==> flow/design.v <==
`timescale 1ns/10ps
module  SOBEL(clk,reset,busy,ready,iaddr,idata,cdata_rd,cdata_wr,caddr_rd,caddr_wr,cwr,crd,csel	);
	input clk,reset;
	input ready;
	input [7:0] idata;
	input [7:0] cdata_rd;
	output reg busy;
	output reg [16:0] iaddr;
	output reg [7:0] cdata_wr;
	output [15:0] caddr_rd;
	output reg [15:0] caddr_wr;
	output reg cwr;
	output crd;
	output reg [1:0] csel;
	assign caddr_rd = 16'd0;
	assign crd = 1'b0;
	localparam IDLE = 2'd0, READ = 2'd1, WRITE = 2'd2, DONE = 2'd3;
	reg [1:0] state;
	reg [3:0] count;
	reg [16:0] count_iaddr;    
	reg [16:0] w_count;        
	reg [71:0] pixel_value;    
	reg [7:0] sobel_x;
	wire [71:0] win = {idata, pixel_value[63:0]};
	wire [7:0] p0 = win[7:0],   p1 = win[15:8],  p2 = win[23:16];
	wire [7:0] p3 = win[31:24], p5 = win[47:40];
	wire [7:0] p6 = win[55:48], p7 = win[63:56], p8 = win[71:64];
	wire signed [11:0] gx = $signed({4'b0, p0}) + $signed({3'b0, p3, 1'b0}) + $signed({4'b0, p6})
	                      - $signed({3'b0, p5, 1'b0}) - $signed({4'b0, p2}) - $signed({4'b0, p8});
	wire signed [11:0] gy_r = $signed({4'b0, pixel_value[7:0]}) + $signed({3'b0, pixel_value[15:8], 1'b0}) + $signed({4'b0, pixel_value[23:16]})
	                        - $signed({3'b0, pixel_value[63:56], 1'b0}) - $signed({4'b0, pixel_value[55:48]}) - $signed({4'b0, pixel_value[71:64]});
	function [7:0] clamp(input signed [11:0] v);
		if (v > 255) clamp = 8'd255;
		else if (v < 0) clamp = 8'd0;
		else clamp = v[7:0];
	endfunction
	wire [8:0] temp_combine = sobel_x + cdata_wr + 9'd1;
	always @(posedge clk)
	begin
		if (reset) begin
			state <= IDLE;
			busy <= 1'b0;
			cwr <= 1'b0;
			csel <= 2'b00;
			count <= 4'd0;
			iaddr <= 17'd0;
			count_iaddr <= 17'd0;
			w_count <= 17'd0;
			caddr_wr <= 16'd0;
			cdata_wr <= 8'd0;
		end
		else begin
			case (state)
			IDLE: begin
				if (ready) begin
					busy <= 1'b1;
					state <= READ;
					count <= 4'd0;
					count_iaddr <= 17'd0;
					iaddr <= 17'd0;
					w_count <= 17'd0;
				end
			end
			READ: begin
				pixel_value[count*8 +: 8] <= idata;
				if (count == 4'd8) begin
					cwr <= 1'b1;
					csel <= 2'b01;
					cdata_wr <= clamp(gx);
					sobel_x <= clamp(gx);
					caddr_wr <= w_count[15:0];
					state <= WRITE;
				end
				else begin
					if (count == 4'd2 || count == 4'd5)
						iaddr <= iaddr + 17'd256;
					else
						iaddr <= iaddr + 17'd1;
					count <= count + 4'd1;
				end
			end
			WRITE: begin
				if (csel == 2'b01) begin
					csel <= 2'b10;
					cdata_wr <= clamp(gy_r);
				end
				else if (csel == 2'b10) begin
					csel <= 2'b11;
					cdata_wr <= temp_combine[8:1];
				end
				else begin
					cwr <= 1'b0;
					csel <= 2'b00;
					count <= 4'd0;
					w_count <= w_count + 17'd1;
					if (w_count == 17'd65535) begin
						busy <= 1'b0;
						state <= DONE;
					end
					else begin
						state <= READ;
						if (count_iaddr % 258 == 255) begin
							count_iaddr <= count_iaddr + 17'd3;
							iaddr <= count_iaddr + 17'd3;
						end
						else begin
							count_iaddr <= count_iaddr + 17'd1;
							iaddr <= count_iaddr + 17'd1;
						end
					end
				end
			end
			default: ;
			endcase
		end
	end
endmodule
Reports on SOBEL
Module SOBEL before and after one edit of its RTL, step after step.
Lines under "before" count in the file above, lines under "after" in the edited file.
"diff": "after" minus "before" as printed here.
Cell names lack the library's common part.
{"block": "design", "top_module": "SOBEL", "clock": "clk", "lib": "sky130hd", "lib_corner": "tt_025C_1v80"}

The edit
Unified diff, file above to edited file.
This change comes from a script, not from a designer. The edited design behaves differently; no optimisation was intended.
begin of diff
@@ -74,5 +74,5 @@
 				else begin
 					if (count == 4'd2 || count == 4'd5)
-						iaddr <= iaddr + 17'd256;
+						iaddr <= iaddr ^ 17'd256;
 					else
 						iaddr <= iaddr + 17'd1;
end of diff

Word-level counts
Counts by Yosys on the flattened word-level netlist (proc, flatten, opt, wreduce; memories kept). Register bits leave out memories and registers merged into their read ports (data or address). Print and check cells are left out. Cells with the same type and inputs are merged into one.
{"block": "classes", "element": "bitwise", "before": 4, "after": 5, "diff": 1}
{"block": "classes", "element": "add_sub_neg", "before": 19, "after": 18, "diff": -1}
{"block": "classes", "element": "shifts", "before": 2, "after": 2, "diff": 0}
{"block": "classes", "element": "div_mod_pow", "before": 1, "after": 1, "diff": 0}
{"block": "classes", "element": "equal", "before": 17, "after": 18, "diff": 1}
{"block": "classes", "element": "n_reduce_logical", "before": 17, "after": 18, "diff": 1}
{"block": "classes", "element": "muxes", "before": 44, "after": 44, "diff": 0}
{"block": "classes", "element": "compare", "before": 4, "after": 4, "diff": 0}
{"block": "ops", "cell": "inequality test 2 bit (second input constant)", "before": 7, "after": 8, "diff": 1}
{"block": "ops", "cell": "adder 17 x 9 -> 17 bit (second input constant)", "before": 1, "after": 0, "diff": -1}
{"block": "ops", "cell": "inverter 1 bit", "before": 1, "after": 2, "diff": 1}
{"block": "ops", "cell": "AND reduction 7 bit", "before": 0, "after": 1, "diff": 1}
Operator kinds equal on both sides are left out: 47.
{"block": "word_totals", "element": "output_inout_bits", "before": 62, "after": 62, "diff": 0}
{"block": "word_totals", "element": "wordCells", "before": 120, "after": 123, "diff": 3}
{"block": "word_totals", "element": "input_bits", "before": 19, "after": 19, "diff": 0}
{"block": "word_totals", "element": "regBits", "before": 165, "after": 165, "diff": 0}

Logic depth
Yosys ltp: most cells in a row. Word level: on the elaborated netlist, between registers, memories and ports. Mapped: between sequential cells and ports; inverters and the memories' decode and read muxes count.
{"block": "logic_depth", "element": "ltp_word", "before": 10, "after": 10, "diff": 0}
{"block": "logic_depth", "element": "abc_area", "before": "0", "after": "0"}
{"block": "logic_depth", "element": "ltp_mapped", "before": 42, "after": 42, "diff": 0}
{"block": "logic_depth", "element": "ltp_nobuf", "before": 37, "after": 35, "diff": -2}

Netlist
Source: synth_stat.txt of the flow (Yosys; design flattened, memories mapped). It holds for the ABC_AREA given above (unset counts as 0); a run with the other value may have another netlist.
{"block": "types", "cell": "nor2_1", "before": 153, "after": 132, "diff": -21}
{"block": "types", "cell": "nand2_1", "before": 147, "after": 163, "diff": 16}
{"block": "types", "cell": "and3_1", "before": 12, "after": 24, "diff": 12}
{"block": "types", "cell": "a21oi_1", "before": 92, "after": 103, "diff": 11}
{"block": "types", "cell": "clkbuf_1", "before": 44, "after": 53, "diff": 9}
{"block": "types", "cell": "o21ai_0", "before": 67, "after": 74, "diff": 7}
{"block": "types", "cell": "nand2b_1", "before": 17, "after": 10, "diff": -7}
{"block": "types", "cell": "a31oi_1", "before": 12, "after": 6, "diff": -6}
{"block": "types", "cell": "a22oi_1", "before": 10, "after": 4, "diff": -6}
{"block": "types", "cell": "a211oi_1", "before": 7, "after": 13, "diff": 6}
{"block": "types", "cell": "a311oi_1", "before": 5, "after": 0, "diff": -5}
{"block": "types", "cell": "nor3_1", "before": 38, "after": 34, "diff": -4}
{"block": "types", "cell": "and2_1", "before": 9, "after": 5, "diff": -4}
{"block": "types", "cell": "buf_2", "before": 9, "after": 5, "diff": -4}
{"block": "types", "cell": "a211o_1", "before": 7, "after": 3, "diff": -4}
{"block": "types", "cell": "buf_1", "before": 7, "after": 3, "diff": -4}
{"block": "types", "cell": "and4_1", "before": 4, "after": 8, "diff": 4}
{"block": "types", "cell": "nor3b_1", "before": 2, "after": 6, "diff": 4}
Cell types equal on both sides are left out: 18.
The list need not be complete.
{"block": "mapped", "element": "buf_cells", "before": 78, "after": 83, "diff": 5}
{"block": "mapped", "element": "ff_cells", "before": 158, "after": 158, "diff": 0}
{"block": "mapped", "element": "mapped_cells", "before": 1416, "after": 1415, "diff": -1}
{"block": "mapped", "element": "mapped_area_um2", "before": 12320.6, "after": 12286.8, "diff": -33.8}
{"block": "mapped", "element": "seq_area_um2", "before": 3883.7, "after": 3883.7, "diff": 0.0}

Worst setup path after synthesis
Source: OpenSTA report_checks on the synthesized netlist (no wires, ideal clock, input and output delay 20% of the period each), path of least setup slack; recovery checks are left aside. Register names are those of the netlist, which keeps one name where synthesis merged equal registers.
{"block": "synth_path", "element": "path_kind", "before": "reg-to-reg", "after": "reg-to-reg"}
{"block": "synth_path", "element": "start", "before": "reg count_iaddr[9]", "after": "reg count_iaddr[12]"}
{"block": "synth_path", "element": "end", "before": "reg iaddr[14]", "after": "reg iaddr[16]"}
{"block": "synth_path", "element": "driving_pins", "before": 37, "after": 39, "diff": 2}
{"block": "synth_path", "element": "t_required_ps", "before": 9529, "after": 9468, "diff": -61}
{"block": "synth_path", "element": "launch_ps", "before": 0, "after": 0, "diff": 0}
{"block": "synth_path", "element": "arrival_ps", "before": 8623, "after": 9019, "diff": 396}
{"block": "synth_path", "element": "setup_ps", "before": 71, "after": 132, "diff": 61}
{"block": "synth_path", "element": "clock_period_ps", "before": 9600, "after": 9600, "diff": 0}
{"block": "synth_path", "element": "n_path_buf", "before": 1, "after": 4, "diff": 3}
{"block": "synth_path", "element": "path_delay_ps", "before": 8694, "after": 9151, "diff": 457}
{"block": "synth_path", "element": "slack_ps", "before": 907, "after": 449, "diff": -458}
{"block": "synth_path", "element": "synth_period_reached_ps", "before": 8693, "after": 9151, "diff": 458}
"path_delay_ps" = arrival - input delay + setup time.
"driving_pins": output pins that drive a net of the path, with the launching flip-flop's if there is one; two outputs of one cell count as two.
"synth_period_reached_ps" is the clock period less the worst setup slack; recovery checks do not enter. This is arithmetic on one report: input and output delays are still those of the set period (20% each).
The rows between start and end are the longest chain of elaborated cells between them; the timing report does not say that the signal goes this way. Where chains are equally long, one stands for them.
A line is the first line of the expression or statement that the cell stems from. Yosys adds cells for indexed reads and writes and turns some case tables into memories.
A register here has more assigning lines than the two given.
{"block": "synth_via_before", "cell_sequence": "dfxtp_1 or4b_1 buf_2 or4_4 nand2_1 or3_4 o31ai_2 a211o_1 nor4_2 o311ai_2 nor3_1 o2111ai_1 a2111oi_2 o21a_1 mux2i_1 nand3_1 a21oi_2 o2111a_1 nand4_4 and3_4 nor2_1 ha_1 inv_1 nand2_1 mux2i_1 a311oi_1 o2111a_1 nand4_1 o21bai_1 a2111o_1 fa_1 nor2_1 nand3_1 or3_1 a21oi_1 o21ai_0 a21oi_1", "elab_chain_cells": 7, "cone_cells": 9, "classes_between": "2 x add/sub; 1 x div; 1 x eq/ne; 5 x mux"}
{"block": "synth_lines_before", "element": "start, declared", "line": 20, "text": "reg [16:0] count_iaddr;"}
{"block": "synth_lines_before", "element": "start, assigned", "line": 103, "text": "count_iaddr <= count_iaddr + 17'd3;"}
{"block": "synth_lines_before", "element": "start, assigned", "line": 107, "text": "count_iaddr <= count_iaddr + 17'd1;"}
{"block": "synth_lines_before", "element": "remainder unit 17 x 9 -> 32 bit", "line": 102, "text": "if (count_iaddr % 258 == 255) begin"}
{"block": "synth_lines_before", "element": "equality test 32 x 8 -> 1 bit", "line": 102}
{"block": "synth_lines_before", "element": "2-to-1 mux 17 bit", "line": 102}
{"block": "synth_lines_before", "element": "2-to-1 mux 17 bit", "line": 96, "text": "if (w_count == 17'd65535) begin"}
{"block": "synth_lines_before", "element": "2-to-1 mux 17 bit", "line": 87, "text": "else if (csel == 2'b10) begin"}
{"block": "synth_lines_before", "element": "2-to-1 mux 17 bit", "line": 83, "text": "if (csel == 2'b01) begin"}
{"block": "synth_lines_before", "element": "case mux 17 bit (select 3 bit)", "line": 53, "text": "case (state)"}
{"block": "synth_lines_before", "element": "end, assigned", "line": 76, "text": "iaddr <= iaddr + 17'd256;"}
{"block": "synth_lines_before", "element": "end, assigned", "line": 78, "text": "iaddr <= iaddr + 17'd1;"}
{"block": "synth_lines_before", "element": "end, declared", "line": 8, "text": "output reg [16:0] iaddr;"}
{"block": "synth_via_after", "cell_sequence": "dfxtp_1 or4_1 clkbuf_2 o31a_1 o311ai_4 and3b_1 a311oi_2 o31ai_2 or3_1 or3_1 o31ai_1 and2_1 buf_4 nor3_1 or3b_4 or4b_1 a211o_1 or4_1 [3 not listed] xnor2_1 inv_1 ha_1 or3_1 mux2i_1 nand2_1 a2111oi_2 mux2i_1 or4_1 fa_1 nor2_1 nand2_1 nor2_1 nand3_1 xnor2_1 nor2_1 o21ai_0 a21oi_1", "elab_chain_cells": 7, "cone_cells": 9, "classes_between": "2 x add/sub; 1 x div; 1 x eq/ne; 5 x mux"}
{"block": "synth_lines_after", "element": "start, declared", "line": 20, "text": "reg [16:0] count_iaddr;"}
{"block": "synth_lines_after", "element": "start, assigned", "line": 103, "text": "count_iaddr <= count_iaddr + 17'd3;"}
{"block": "synth_lines_after", "element": "start, assigned", "line": 107, "text": "count_iaddr <= count_iaddr + 17'd1;"}
{"block": "synth_lines_after", "element": "remainder unit 17 x 9 -> 32 bit", "line": 102, "text": "if (count_iaddr % 258 == 255) begin"}
{"block": "synth_lines_after", "element": "equality test 32 x 8 -> 1 bit", "line": 102}
{"block": "synth_lines_after", "element": "2-to-1 mux 17 bit", "line": 102}
{"block": "synth_lines_after", "element": "2-to-1 mux 17 bit", "line": 96, "text": "if (w_count == 17'd65535) begin"}
{"block": "synth_lines_after", "element": "2-to-1 mux 17 bit", "line": 87, "text": "else if (csel == 2'b10) begin"}
{"block": "synth_lines_after", "element": "2-to-1 mux 17 bit", "line": 83, "text": "if (csel == 2'b01) begin"}
{"block": "synth_lines_after", "element": "case mux 17 bit (select 3 bit)", "line": 53, "text": "case (state)"}
{"block": "synth_lines_after", "element": "end, assigned", "line": 76, "text": "iaddr <= iaddr ^ 17'd256;"}
{"block": "synth_lines_after", "element": "end, assigned", "line": 78, "text": "iaddr <= iaddr + 17'd1;"}
{"block": "synth_lines_after", "element": "end, declared", "line": 8, "text": "output reg [16:0] iaddr;"}

Timing after layout
From the final timing report of each run of set A: the path of least setup slack in the routed layout; clock arrival at registers is part of the times.
The report prints the path's times to 10 ps; the period is as set.
{"block": "layout_path", "element": "path_kind", "before": "reg-to-reg", "after": "reg-to-reg"}
{"block": "layout_path", "element": "start", "before": "reg count_iaddr[13]", "after": "reg count_iaddr[12]"}
{"block": "layout_path", "element": "end", "before": "reg iaddr[14]", "after": "reg iaddr[16]"}
{"block": "layout_path", "element": "clock_period_ps", "before": 9600, "after": 9600, "diff": 0}
{"block": "layout_path", "element": "launch_ps", "before": 440, "after": 440, "diff": 0}
{"block": "layout_path", "element": "setup_ps", "before": 70, "after": 70, "diff": 0}
{"block": "layout_path", "element": "arrival_ps", "before": 9520, "after": 9470, "diff": -50}
{"block": "layout_path", "element": "n_path_buf", "before": 4, "after": 2, "diff": -2}
{"block": "layout_path", "element": "t_required_ps", "before": 9970, "after": 9970, "diff": 0}
{"block": "layout_path", "element": "slack_ps", "before": 450, "after": 500, "diff": 50}
{"block": "layout_path", "element": "driving_pins", "before": 40, "after": 37, "diff": -3}
The rows between start and end are the longest chain of elaborated cells between them; the timing report does not say that the signal goes this way. Where chains are equally long, one stands for them.
A register here has more assigning lines than the two given.
{"block": "layout_via_before", "cell_sequence": "dfxtp_1 or4_4 nor4_4 buf_4 nor2_1 or3_4 a2111oi_4 a211oi_4 buf_4 a2111oi_4 buf_4 o2111ai_2 o21ai_2 a21oi_1 nor2b_4 or4_4 a221o_1 or3_4 [4 not listed] nor2_2 ha_2 inv_1 nand2_1 mux2i_1 a311oi_1 o2111a_1 nand4_1 o21bai_1 a2111o_1 fa_1 nor2_1 buf_4 nand3_1 or3_1 a21oi_2 o21ai_0 a21oi_1", "elab_chain_cells": 7, "cone_cells": 9, "classes_between": "2 x add/sub; 1 x div; 1 x eq/ne; 5 x mux"}
{"block": "layout_lines_before", "element": "start, declared", "line": 20, "text": "reg [16:0] count_iaddr;"}
{"block": "layout_lines_before", "element": "start, assigned", "line": 103, "text": "count_iaddr <= count_iaddr + 17'd3;"}
{"block": "layout_lines_before", "element": "start, assigned", "line": 107, "text": "count_iaddr <= count_iaddr + 17'd1;"}
{"block": "layout_lines_before", "element": "remainder unit 17 x 9 -> 32 bit", "line": 102, "text": "if (count_iaddr % 258 == 255) begin"}
{"block": "layout_lines_before", "element": "equality test 32 x 8 -> 1 bit", "line": 102}
{"block": "layout_lines_before", "element": "2-to-1 mux 17 bit", "line": 102}
{"block": "layout_lines_before", "element": "2-to-1 mux 17 bit", "line": 96, "text": "if (w_count == 17'd65535) begin"}
{"block": "layout_lines_before", "element": "2-to-1 mux 17 bit", "line": 87, "text": "else if (csel == 2'b10) begin"}
{"block": "layout_lines_before", "element": "2-to-1 mux 17 bit", "line": 83, "text": "if (csel == 2'b01) begin"}
{"block": "layout_lines_before", "element": "case mux 17 bit (select 3 bit)", "line": 53, "text": "case (state)"}
{"block": "layout_lines_before", "element": "end, assigned", "line": 76, "text": "iaddr <= iaddr + 17'd256;"}
{"block": "layout_lines_before", "element": "end, assigned", "line": 78, "text": "iaddr <= iaddr + 17'd1;"}
{"block": "layout_lines_before", "element": "end, declared", "line": 8, "text": "output reg [16:0] iaddr;"}
{"block": "layout_via_after", "cell_sequence": "dfxtp_1 or4_4 or4_4 a21oi_4 a21oi_4 and3_1 o31a_1 buf_4 and4_1 o2bb2ai_1 o21ai_1 or4b_4 or3_4 a221oi_4 a31oi_2 a211o_1 or4_1 a21o_1 xnor2_2 inv_1 ha_1 or3_1 mux2i_1 nand2_1 a2111oi_4 mux2i_1 or4_1 fa_2 nor2_1 buf_4 nand2_1 nor2_2 nand3_1 xnor2_1 nor2_1 o21ai_0 a21oi_1", "elab_chain_cells": 7, "cone_cells": 9, "classes_between": "2 x add/sub; 1 x div; 1 x eq/ne; 5 x mux"}
{"block": "layout_lines_after", "element": "start, declared", "line": 20, "text": "reg [16:0] count_iaddr;"}
{"block": "layout_lines_after", "element": "start, assigned", "line": 103, "text": "count_iaddr <= count_iaddr + 17'd3;"}
{"block": "layout_lines_after", "element": "start, assigned", "line": 107, "text": "count_iaddr <= count_iaddr + 17'd1;"}
{"block": "layout_lines_after", "element": "remainder unit 17 x 9 -> 32 bit", "line": 102, "text": "if (count_iaddr % 258 == 255) begin"}
{"block": "layout_lines_after", "element": "equality test 32 x 8 -> 1 bit", "line": 102}
{"block": "layout_lines_after", "element": "2-to-1 mux 17 bit", "line": 102}
{"block": "layout_lines_after", "element": "2-to-1 mux 17 bit", "line": 96, "text": "if (w_count == 17'd65535) begin"}
{"block": "layout_lines_after", "element": "2-to-1 mux 17 bit", "line": 87, "text": "else if (csel == 2'b10) begin"}
{"block": "layout_lines_after", "element": "2-to-1 mux 17 bit", "line": 83, "text": "if (csel == 2'b01) begin"}
{"block": "layout_lines_after", "element": "case mux 17 bit (select 3 bit)", "line": 53, "text": "case (state)"}
{"block": "layout_lines_after", "element": "end, assigned", "line": 76, "text": "iaddr <= iaddr ^ 17'd256;"}
{"block": "layout_lines_after", "element": "end, assigned", "line": 78, "text": "iaddr <= iaddr + 17'd1;"}
{"block": "layout_lines_after", "element": "end, declared", "line": 8, "text": "output reg [16:0] iaddr;"}

Layout results
Both versions went through the flow (Yosys, OpenROAD) with the same settings in each pair. Constraints: input delay and output delay 20% of the set period each, output load 0.01 pF.
{"block": "settings_set_A", "period_ns": 9.6, "CAP_MARGIN": 20, "CORE_MARGIN": 2, "CORE_UTILIZATION": 40, "SLEW_MARGIN": 20}
{"block": "results_set_A", "element": "power.total_w", "before": 0.001866, "after": 0.001868, "diff": 0.000002}
{"block": "results_set_A", "element": "tns_ps", "before": 0, "after": 0, "diff": 0}
{"block": "results_set_A", "element": "design.die.area_um2", "before": 32222.0, "after": 32134.1, "diff": -87.9}
{"block": "results_set_A", "element": "timing.hold.ws_ps", "before": 456, "after": 456, "diff": 0}
{"block": "results_set_A", "element": "layout_utilization_frac", "before": 0.472, "after": 0.472, "diff": 0.000}
{"block": "results_set_A", "element": "yosys_chip_area_um2", "before": 12320.6, "after": 12286.8, "diff": -33.8}
{"block": "results_set_A", "element": "cell_area_final_um2", "before": 14352.5, "after": 14361.3, "diff": 8.8}
{"block": "results_set_A", "element": "period_less_ws_ps", "before": 9153, "after": 9101, "diff": -52}
{"block": "results_set_A", "element": "setup_worst_slack_ps", "before": 447, "after": 499, "diff": 52}
{"block": "settings_set_B", "CELL_PAD_IN_SITES_DETAIL_PLACEMENT": 0, "CORE_UTILIZATION": 64, "CTS_CLUSTER_DIAMETER": 96, "MAX_ROUTING_LAYER": "met4", "MIN_ROUTING_LAYER": "met1", "PLACE_DENSITY": 0.8, "SETUP_SLACK_MARGIN": 0.77, "period_ns": 7.41, "CAP_MARGIN": 20, "CORE_MARGIN": 2, "SLEW_MARGIN": 20}
{"block": "results_set_B", "element": "power.total_w", "before": 0.002425, "after": 0.002523, "diff": 0.000098}
{"block": "results_set_B", "element": "tns_ps", "before": -36435, "after": -52396, "diff": -15961}
{"block": "results_set_B", "element": "design.die.area_um2", "before": 20376.1, "after": 20321.9, "diff": -54.2}
{"block": "results_set_B", "element": "timing.hold.ws_ps", "before": 454, "after": 452, "diff": -2}
{"block": "results_set_B", "element": "layout_utilization_frac", "before": 0.838, "after": 0.834, "diff": -0.004}
{"block": "results_set_B", "element": "yosys_chip_area_um2", "before": 12320.6, "after": 12286.8, "diff": -33.8}
{"block": "results_set_B", "element": "cell_area_final_um2", "before": 15722.6, "after": 15651.3, "diff": -71.3}
{"block": "results_set_B", "element": "period_less_ws_ps", "before": 8670, "after": 9269, "diff": 599}
{"block": "results_set_B", "element": "setup_worst_slack_ps", "before": -1260, "after": -1859, "diff": -599}
"period_less_ws_ps": clock period set for the run, less the worst setup slack. It is reckoned from that one timing run; input and output delays stay at 20% of the period that was set.
"power.total_w" rests on the timing tool's default activity at the inputs, not on a simulated workload.
